==> flow/design.v <==
module ANDarray (regDst, ALUSrc, memToReg, regWrite, memRead, memWrite, branch, ALUOp1, ALUOp2, op);
	input[5:0] op;
	output regDst, ALUSrc, memToReg, regWrite, memRead, memWrite, branch, ALUOp1, ALUOp2;
	wire Rformat, lw, sw, beq;
	assign Rformat = (~op[0]) & (~op[1]) & (~op[2]) & (~op[3]) & (~op[4]) & (~op[5]), lw = (op[0]) & (op[1]) & (~op[2]) & (~op[3]) & (~op[4]) & (op[5]), sw = (op[0]) & (op[1]) & (~op[2]) & (op[3]) & (~op[4]) & (op[5]), beq = (~op[0]) & (~op[1]) & (op[2]) & (~op[3]) & (~op[4]) & (~op[5]);
	assign regDst = Rformat;
	assign ALUSrc = lw | sw;
	assign memToReg =  lw;
	assign regWrite = Rformat | lw;
	assign memRead = lw;
	assign memWrite = sw;
	assign branch = beq;
	assign ALUOp1 = Rformat;
	assign ALUOp2 = beq;
endmodule
module ALUControl(operation, ALUOp, ff);
	input[1:0] ALUOp;
	input [5:0] ff;
	output [2:0] operation;
	wire w0, w1, w2, w3;
	assign w0 = ff[0] | ff[3];
	assign operation[0] = ALUOp[1] & w0;
	assign w1 = ~ff[2];
	assign w2 = ~ALUOp[1];
	assign operation[1] = w2 | w1;
	assign w3 = ff[1] & ALUOp[1];
	assign operation[2] = w3 | ALUOp[0];
endmodule
module ALU32Bit(zero, carryOut, result, a, b, op);
	input [31:0] a, b;
	input [2:0] op;
	output reg [31:0] result;
	output zero, carryOut;
	reg carryOut;
	assign zero = (result == 0) ? 1 : 0;
	always @(a or b or op)
	begin
		carryOut = 1'b0;
		case(op)
			0: result = a & b;
			1: result = a | b;
			2: {carryOut, result[31:0]} = a + b;
			6: {carryOut, result[31:0]} = a - b;
			7: result = a < b ? 1 : 0;
			default: result = 0;
		endcase
	end
endmodule
module ALUUnit(clock, ALUOp, funct, a, b, result, zero, carryOut);
	input clock;
	input [1:0] ALUOp;
	input [5:0] funct;
	input [31:0] a, b;
	output reg [31:0] result;
	output reg zero, carryOut;
	reg [1:0] aluOpQ;
	reg [5:0] functQ;
	reg [31:0] aQ, bQ;
	wire [2:0] operation;
	wire [31:0] aluResult;
	wire aluZero, aluCarry;
	ALUControl ctl(operation, aluOpQ, functQ);
	ALU32Bit alu(aluZero, aluCarry, aluResult, aQ, bQ, operation);
	always @(posedge clock)
	begin
		aluOpQ <= ALUOp;
		functQ <= funct;
		aQ <= a;
		bQ <= b;
		result <= aluResult;
		zero <= aluZero;
		if (operation == 3'd2 || operation == 3'd6)
			carryOut <= aluCarry;
	end
endmodule
Ticket comment

==> From RTL to reports: ALUUnit <==
Tool output for the design above before and after an edit, in the order of the flow.
Lines under "before" count in the file above, lines under "after" in the edited file.
"change": "after" minus "before" as printed here. "change_rel_pct": 100 x difference / "before".
{ "inputs": {"top": "ALUUnit", "clk_port": "clock", "cell_library": "sky130hd", "lib_corner": "tt_025C_1v80"} }

==> Edit of the RTL <==
The edit as a unified diff against the file above.
The edited RTL no longer does the same as the RTL above: the edit was made by script, with no optimisation intended.
begin of diff
@@ -61,5 +61,12 @@
 	wire aluZero, aluCarry;
 	ALUControl ctl(operation, aluOpQ, functQ);
-	ALU32Bit alu(aluZero, aluCarry, aluResult, aQ, bQ, operation);
+	wire [31:0] aluResult_a, aluResult_b;
+	wire aluZero_a, aluZero_b;
+	wire aluCarry_a, aluCarry_b;
+	ALU32Bit alu(aluZero_a, aluCarry_a, aluResult_a, aQ, bQ, operation);
+	ALU32Bit alu_b (aluZero_b, aluCarry_b, aluResult_b, ~aQ, bQ, operation);
+	assign aluResult = aluResult_a ^ aluResult_b;
+	assign aluZero = aluZero_a ^ aluZero_b;
+	assign aluCarry = aluCarry_a ^ aluCarry_b;
 	always @(posedge clock)
 	begin
end of diff

==> Word-level counts <==
Source: Yosys, flattened and elaborated, memories not mapped. Widths are those after wreduce; folded enables and synchronous resets count as part of the registers. Registers that Yosys merges into a memory's read port (data or address) are not register bits. Print and check cells do not count. Equal cells are merged and count once.
{ "word_totals": {"columns": ["element", "before", "after", "change", "change_rel_pct"], "rows": [
  ["reg_bits", 104, 104, 0, 0.00],
  ["inputBits", 73, 73, 0, 0.00],
  ["elab_cells", 30, 44, 14, 46.67]
]} }
{ "op_classes": {"columns": ["element", "before", "after", "change", "change_rel_pct"], "rows": [
  ["n_addsub", 2, 4, 2, 100.00],
  ["cmp", 1, 2, 1, 100.00],
  ["n_eq", 4, 4, 0, 0.00],
  ["muxes", 4, 8, 4, 100.00],
  ["logic", 9, 15, 6, 66.67],
  ["n_reduce_logical", 3, 4, 1, 33.33]
]} }
{ "ops": {"columns": ["operator", "before", "after", "change", "change_rel_pct"], "rows": [
  ["1-bit 2-to-1 mux", 2, 4, 2, 100.00],
  ["1-bit XOR", 0, 2, 2, null],
  ["32-bit by 32-bit adder with 33-bit output", 1, 2, 1, 100.00],
  ["32-bit bitwise AND", 1, 2, 1, 100.00],
  ["32-bit zero test", 1, 2, 1, 100.00],
  ["32-bit < comparator", 1, 2, 1, 100.00],
  ["32-bit OR", 1, 2, 1, 100.00],
  ["1-bit case mux with 2-bit select", 1, 2, 1, 100.00],
  ["32-bit case mux with 5-bit select", 1, 2, 1, 100.00],
  ["32-bit by 32-bit subtractor with 33-bit output", 1, 2, 1, 100.00],
  ["32-bit NOT", 0, 1, 1, null],
  ["32-bit XOR", 0, 1, 1, null],
  ["1-bit OR", 3, 3, 0, 0.00],
  ["1-bit bitwise AND", 2, 2, 0, 0.00],
  ["3-bit equality test with constant B", 2, 2, 0, 0.00],
  ["1-bit NOT", 2, 2, 0, 0.00],
  ["3-bit by 1-bit equality test with 1-bit output with constant B", 1, 1, 0, 0.00],
  ["3-bit by 2-bit equality test with 1-bit output with constant B", 1, 1, 0, 0.00],
  ["3-bit zero test", 1, 1, 0, 0.00],
  ["1-bit logical OR", 1, 1, 0, 0.00]
]} }

==> Depth <==
Depth = most cells in a row (Yosys ltp): at word level without a register or memory, in the mapped netlist without a sequential cell, where the memories' decode and read muxes count.
{ "depth": {"columns": ["element", "before", "after", "change", "change_rel_pct"], "rows": [
  ["ltp_word", 6, 7, 1, 16.67],
  ["abc_area", "0", "0", null, null],
  ["ltp_mapped", 15, 16, 1, 6.67]
]} }

==> Netlist <==
The flow's flattened synthesis, as Yosys stat reports it; memories are mapped. The netlist is that of the ABC_AREA named above (0 if unset); the other value can give another one.
{ "types": {"columns": ["type", "before", "after", "change", "change_rel_pct"], "rows": [
  ["sky130_fd_sc_hd__nor2_1", 71, 148, 77, 108.45],
  ["sky130_fd_sc_hd__a21oi_1", 88, 164, 76, 86.36],
  ["sky130_fd_sc_hd__o21ai_0", 35, 100, 65, 185.71],
  ["sky130_fd_sc_hd__nand2_1", 50, 109, 59, 118.00],
  ["sky130_fd_sc_hd__ha_1", 100, 145, 45, 45.00],
  ["sky130_fd_sc_hd__xnor2_1", 4, 36, 32, 800.00],
  ["sky130_fd_sc_hd__nand4_1", 4, 25, 21, 525.00],
  ["sky130_fd_sc_hd__nand3_1", 20, 39, 19, 95.00],
  ["sky130_fd_sc_hd__clkbuf_1", 30, 46, 16, 53.33],
  ["sky130_fd_sc_hd__a221o_1", 6, 22, 16, 266.67],
  ["sky130_fd_sc_hd__buf_2", 5, 21, 16, 320.00],
  ["sky130_fd_sc_hd__o31ai_1", 10, 25, 15, 150.00],
  ["sky130_fd_sc_hd__nor3_1", 17, 31, 14, 82.35],
  ["sky130_fd_sc_hd__inv_1", 90, 103, 13, 14.44],
  ["sky130_fd_sc_hd__o21a_1", 4, 17, 13, 325.00],
  ["sky130_fd_sc_hd__xor2_1", 0, 13, 13, null],
  ["sky130_fd_sc_hd__nor2b_1", 8, 20, 12, 150.00],
  ["sky130_fd_sc_hd__a221oi_1", 12, 23, 11, 91.67]
]} }
Not every row of either side is listed.
{ "mapped": {"columns": ["element", "before", "after", "change", "change_rel_pct"], "rows": [
  ["mapped_cells", 882, 1551, 669, 75.85],
  ["synth_area_um2", 7254.5, 11705.0, 4450.5, 61.35],
  ["sequential_area_um2", 2092.0, 2092.0, 0.0, 0.00],
  ["flip_flops", 104, 104, 0, 0.00],
  ["buf_cells", 41, 92, 51, 124.39]
]} }
By module: a second synthesis without flattening, with its own total; a netlist apart from the flattened one above.
{ "unflattened": {"columns": ["element", "before", "after", "change", "change_rel_pct"], "rows": [
  ["cells_unflattened", 828, 1612, 784, 94.69],
  ["area_unflattened_um2", 7136.8, 12519.5, 5382.7, 75.42]
]} }
Rows give one instance, submodules left out.
{ "by_module_before": {"columns": ["module", "n_inst", "cells", "area_um2", "mod_seq_area_um2"], "rows": [
  ["ALU32Bit", 1, 718, 4972.3, 0.0],
  ["ALUUnit", 1, 107, 2145.8, 2132.0],
  ["ALUControl", 1, 3, 18.8, 0.0]
]} }
{ "by_module_after": {"columns": ["module", "n_inst", "cells", "area_um2", "mod_seq_area_um2"], "rows": [
  ["ALU32Bit", 2, 718, 4972.3, 0.0],
  ["ALUUnit", 1, 173, 2556.2, 2132.0],
  ["ALUControl", 1, 3, 18.8, 0.0]
]} }

==> Timing after synthesis <==
Path of least setup slack by OpenSTA after synthesis, without wires, with an ideal clock, recovery checks aside; 20% of the period is set as input and as output delay. Where synthesis merged equal registers, the netlist keeps one of their names.
{ "synth_timing": {"columns": ["element", "before", "after", "change", "change_rel_pct"], "rows": [
  ["path_kind", "register -> register", "register -> register", null, null],
  ["from", "register aQ[0]", "register aQ[0]", null, null],
  ["to", "register zero", "register zero", null, null],
  ["clock_period_ns", 5.0, 5.0, 0.0, 0.00],
  ["t_first_pin_ns", 0.000, 0.000, 0.000, null],
  ["arrival_time_ns", 3.497, 3.401, -0.096, -2.75],
  ["required_time_ns", 4.927, 4.877, -0.050, -1.01],
  ["setup_slack_ns", 1.430, 1.476, 0.046, null],
  ["path_delay_ns", 3.570, 3.524, -0.046, -1.29],
  ["driving_pins", 15, 16, 1, 6.67],
  ["path_buffers", 0, 0, 0, null],
  ["period_less_setup_slack_ns", 3.57, 3.524, -0.046, -1.29]
]} }
"path_delay_ns" is the arrival time less input delay plus setup time.
"driving_pins": output pins that drive a net of the path, with the launching flip-flop's if there is one; two outputs of one cell count as two.
"period_less_setup_slack_ns" = period - worst setup slack (recovery checks aside). The figure is calculated, with input and output delays left at 20% of the set period.
The rows between start and end are the longest chain of elaborated cells between them; the timing report does not say that the signal goes this way. Where chains are equally long, one stands for them.
A line is the first line of the expression or statement that the cell stems from. Yosys adds cells for indexed reads and writes and turns some case tables into memories.
{ "synth_via_before": {"path_cell_list": "sky130_fd_sc_hd__dfxtp_1 > sky130_fd_sc_hd__inv_1 > sky130_fd_sc_hd__ha_1 > sky130_fd_sc_hd__fa_1 > sky130_fd_sc_hd__or2_1 > sky130_fd_sc_hd__a2111o_1 > sky130_fd_sc_hd__and2_1 > sky130_fd_sc_hd__a221oi_2 > sky130_fd_sc_hd__o21ai_1 > sky130_fd_sc_hd__or4_1 > sky130_fd_sc_hd__or4_1 > sky130_fd_sc_hd__nor4b_2 > sky130_fd_sc_hd__and4b_1 > sky130_fd_sc_hd__nand3_1 > sky130_fd_sc_hd__nor3_2", "cone_cells": 9} }
{ "synth_rtl_before": {"columns": ["element", "line_no", "rtl"], "rows": [
  ["start, declared", 58, "reg [31:0] aQ, bQ;"],
  ["start, assigned", 68, "aQ <= a;"],
  ["end, assigned", 71, "zero <= aluZero;"],
  ["end, declared", 55, "output reg zero, carryOut;"]
]} }
before: No chain of elaborated cells between the ends is given.
{ "synth_via_after": {"path_cell_list": "sky130_fd_sc_hd__dfxtp_1 > sky130_fd_sc_hd__inv_1 > sky130_fd_sc_hd__ha_1 > sky130_fd_sc_hd__fa_1 > sky130_fd_sc_hd__nor2b_1 > sky130_fd_sc_hd__o211a_1 > sky130_fd_sc_hd__o211ai_2 > sky130_fd_sc_hd__nor4b_4 > sky130_fd_sc_hd__o31ai_1 > sky130_fd_sc_hd__a221oi_1 > sky130_fd_sc_hd__o221a_2 > sky130_fd_sc_hd__nand4_1 > sky130_fd_sc_hd__nor4b_1 > sky130_fd_sc_hd__nand3_1 > sky130_fd_sc_hd__nor4_4 > sky130_fd_sc_hd__xnor2_1", "elab_chain_len": 7, "cone_cells": 20} }
{ "synth_rtl_after": {"columns": ["element", "line_no", "rtl"], "rows": [
  ["start, declared", 58, "reg [31:0] aQ, bQ;"],
  ["start, assigned", 75, "aQ <= a;"],
  ["32-bit NOT", 67, "ALU32Bit alu_b (aluZero_b, aluCarry_b, aluResult_b, ~aQ, bQ, operation);"],
  ["32-bit < comparator", 44, "7: result = a < b ? 1 : 0;"],
  ["1-bit 2-to-1 mux", 44, null],
  ["32-bit case mux with 5-bit select", 39, "case(op)"],
  ["32-bit zero test", 35, "assign zero = (result == 0) ? 1 : 0;"],
  ["1-bit 2-to-1 mux", 35, null],
  ["1-bit XOR", 69, "assign aluZero = aluZero_a ^ aluZero_b;"],
  ["end, assigned", 78, "zero <= aluZero;"],
  ["end, declared", 55, "output reg zero, carryOut;"]
]} }

==> Worst path after layout <==
From the final timing report of each run of pair A: the path of least setup slack in the routed layout; clock arrival at registers is part of the times.
{ "layout_timing": {"columns": ["element", "before", "after", "change", "change_rel_pct"], "rows": [
  ["path_kind", "register -> register", "register -> register", null, null],
  ["from", "register aQ[10]", "register aQ[5]", null, null],
  ["to", "register zero", "register zero", null, null],
  ["clock_period_ns", 5.0, 5.0, 0.0, 0.00],
  ["t_first_pin_ns", 0.35, 0.39, 0.04, 11.43],
  ["arrival_time_ns", 4.57, 5.02, 0.45, 9.85],
  ["required_time_ns", 5.29, 5.28, -0.01, -0.19],
  ["setup_slack_ns", 0.72, 0.26, -0.46, null],
  ["driving_pins", 14, 15, 1, 7.14],
  ["path_buffers", 0, 0, 0, null]
]} }
The rows between start and end are the longest chain of elaborated cells between them; the timing report does not say that the signal goes this way. Where chains are equally long, one stands for them.
{ "layout_via_before": {"path_cell_list": "sky130_fd_sc_hd__dfxtp_1 > sky130_fd_sc_hd__inv_1 > sky130_fd_sc_hd__ha_1 > sky130_fd_sc_hd__or4_1 > sky130_fd_sc_hd__nand2b_1 > sky130_fd_sc_hd__a21oi_1 > sky130_fd_sc_hd__or4_1 > sky130_fd_sc_hd__o221ai_1 > sky130_fd_sc_hd__a221o_1 > sky130_fd_sc_hd__or4b_1 > sky130_fd_sc_hd__nor4b_2 > sky130_fd_sc_hd__and4b_1 > sky130_fd_sc_hd__nand3_1 > sky130_fd_sc_hd__nor3_2", "cone_cells": 9} }
{ "layout_rtl_before": {"columns": ["element", "line_no", "rtl"], "rows": [
  ["start, declared", 58, "reg [31:0] aQ, bQ;"],
  ["start, assigned", 68, "aQ <= a;"],
  ["end, assigned", 71, "zero <= aluZero;"],
  ["end, declared", 55, "output reg zero, carryOut;"]
]} }
before: No chain of elaborated cells between the ends is given.
{ "layout_via_after": {"path_cell_list": "sky130_fd_sc_hd__dfxtp_1 > sky130_fd_sc_hd__inv_1 > sky130_fd_sc_hd__ha_1 > sky130_fd_sc_hd__inv_2 > sky130_fd_sc_hd__a221o_1 > sky130_fd_sc_hd__o211ai_2 > sky130_fd_sc_hd__nor4b_4 > sky130_fd_sc_hd__o31ai_4 > sky130_fd_sc_hd__mux2i_1 > sky130_fd_sc_hd__nor4_2 > sky130_fd_sc_hd__nand4_1 > sky130_fd_sc_hd__nor4b_1 > sky130_fd_sc_hd__nand3_1 > sky130_fd_sc_hd__nor4_4 > sky130_fd_sc_hd__xnor2_1", "elab_chain_len": 7, "cone_cells": 20} }
{ "layout_rtl_after": {"columns": ["element", "line_no", "rtl"], "rows": [
  ["start, declared", 58, "reg [31:0] aQ, bQ;"],
  ["start, assigned", 75, "aQ <= a;"],
  ["32-bit NOT", 67, "ALU32Bit alu_b (aluZero_b, aluCarry_b, aluResult_b, ~aQ, bQ, operation);"],
  ["32-bit < comparator", 44, "7: result = a < b ? 1 : 0;"],
  ["1-bit 2-to-1 mux", 44, null],
  ["32-bit case mux with 5-bit select", 39, "case(op)"],
  ["32-bit zero test", 35, "assign zero = (result == 0) ? 1 : 0;"],
  ["1-bit 2-to-1 mux", 35, null],
  ["1-bit XOR", 69, "assign aluZero = aluZero_a ^ aluZero_b;"],
  ["end, assigned", 78, "zero <= aluZero;"],
  ["end, declared", 55, "output reg zero, carryOut;"]
]} }

==> Measured runs <==
Both versions went through the flow (Yosys, OpenROAD) with the same settings in each pair. Constraints: input delay and output delay 20% of the set period each, output load 0.01 pF.
{ "settings_pair_A": {"CORE_UTILIZATION": 40, "period_ns": 5.0, "CAP_MARGIN": 20, "CORE_MARGIN": 2, "SLEW_MARGIN": 20} }
{ "measured_pair_A": {"columns": ["element", "before", "after", "change", "change_rel_pct"], "rows": [
  ["synthArea_um2", 7254.5, 11705.0, 4450.5, 61.35],
  ["design_die_area_um2", 19229.4, 30646.0, 11416.6, 59.37],
  ["layout_stdcell_area_um2", 8808.5, 13446.6, 4638.1, 52.65],
  ["finish.utilization_pct", 49.2, 46.7, -2.5, null],
  ["fin_ws_ns", 0.715, 0.259, -0.456, null],
  ["final_setup_tns_ns", 0.000, 0.000, 0.000, null],
  ["ws_hold_ns", 0.637, 0.784, 0.147, null],
  ["fin_power_uw", 2486, 3499, 1013, 40.75],
  ["period_less_ws_ns", 4.285, 4.741, 0.456, 10.64]
]} }
{ "settings_pair_B": {"ABC_AREA": 0, "CORE_ASPECT_RATIO": 0.88, "CORE_UTILIZATION": 72, "MAX_ROUTING_LAYER": "met5", "PLACE_DENSITY_LB_ADDON": 0.24, "SETUP_SLACK_MARGIN": 1.13, "SLEW_MARGIN": 0, "period_ns": 6.05, "CAP_MARGIN": 20, "CORE_MARGIN": 2} }
{ "measured_pair_B": {"columns": ["element", "before", "after", "change", "change_rel_pct"], "rows": [
  ["synthArea_um2", 7254.5, 11705.0, 4450.5, 61.35],
  ["design_die_area_um2", 10895.8, 17295.5, 6399.7, 58.74],
  ["layout_stdcell_area_um2", 8644.5, 12962.4, 4317.9, 49.95],
  ["finish.utilization_pct", 88.0, 81.9, -6.1, null],
  ["fin_ws_ns", 1.580, 1.105, -0.475, null],
  ["final_setup_tns_ns", 0.000, 0.000, 0.000, null],
  ["ws_hold_ns", 0.624, 0.772, 0.148, null],
  ["fin_power_uw", 2082, 2925, 843, 40.49],
  ["period_less_ws_ns", 4.470, 4.945, 0.475, 10.63]
]} }
"period_less_ws_ns" means the clock period less the worst setup slack. The figure is calculated, with input and output delays left at 20% of the set period.
"fin_power_uw": no workload was simulated; the value follows from the tool's default switching activity.
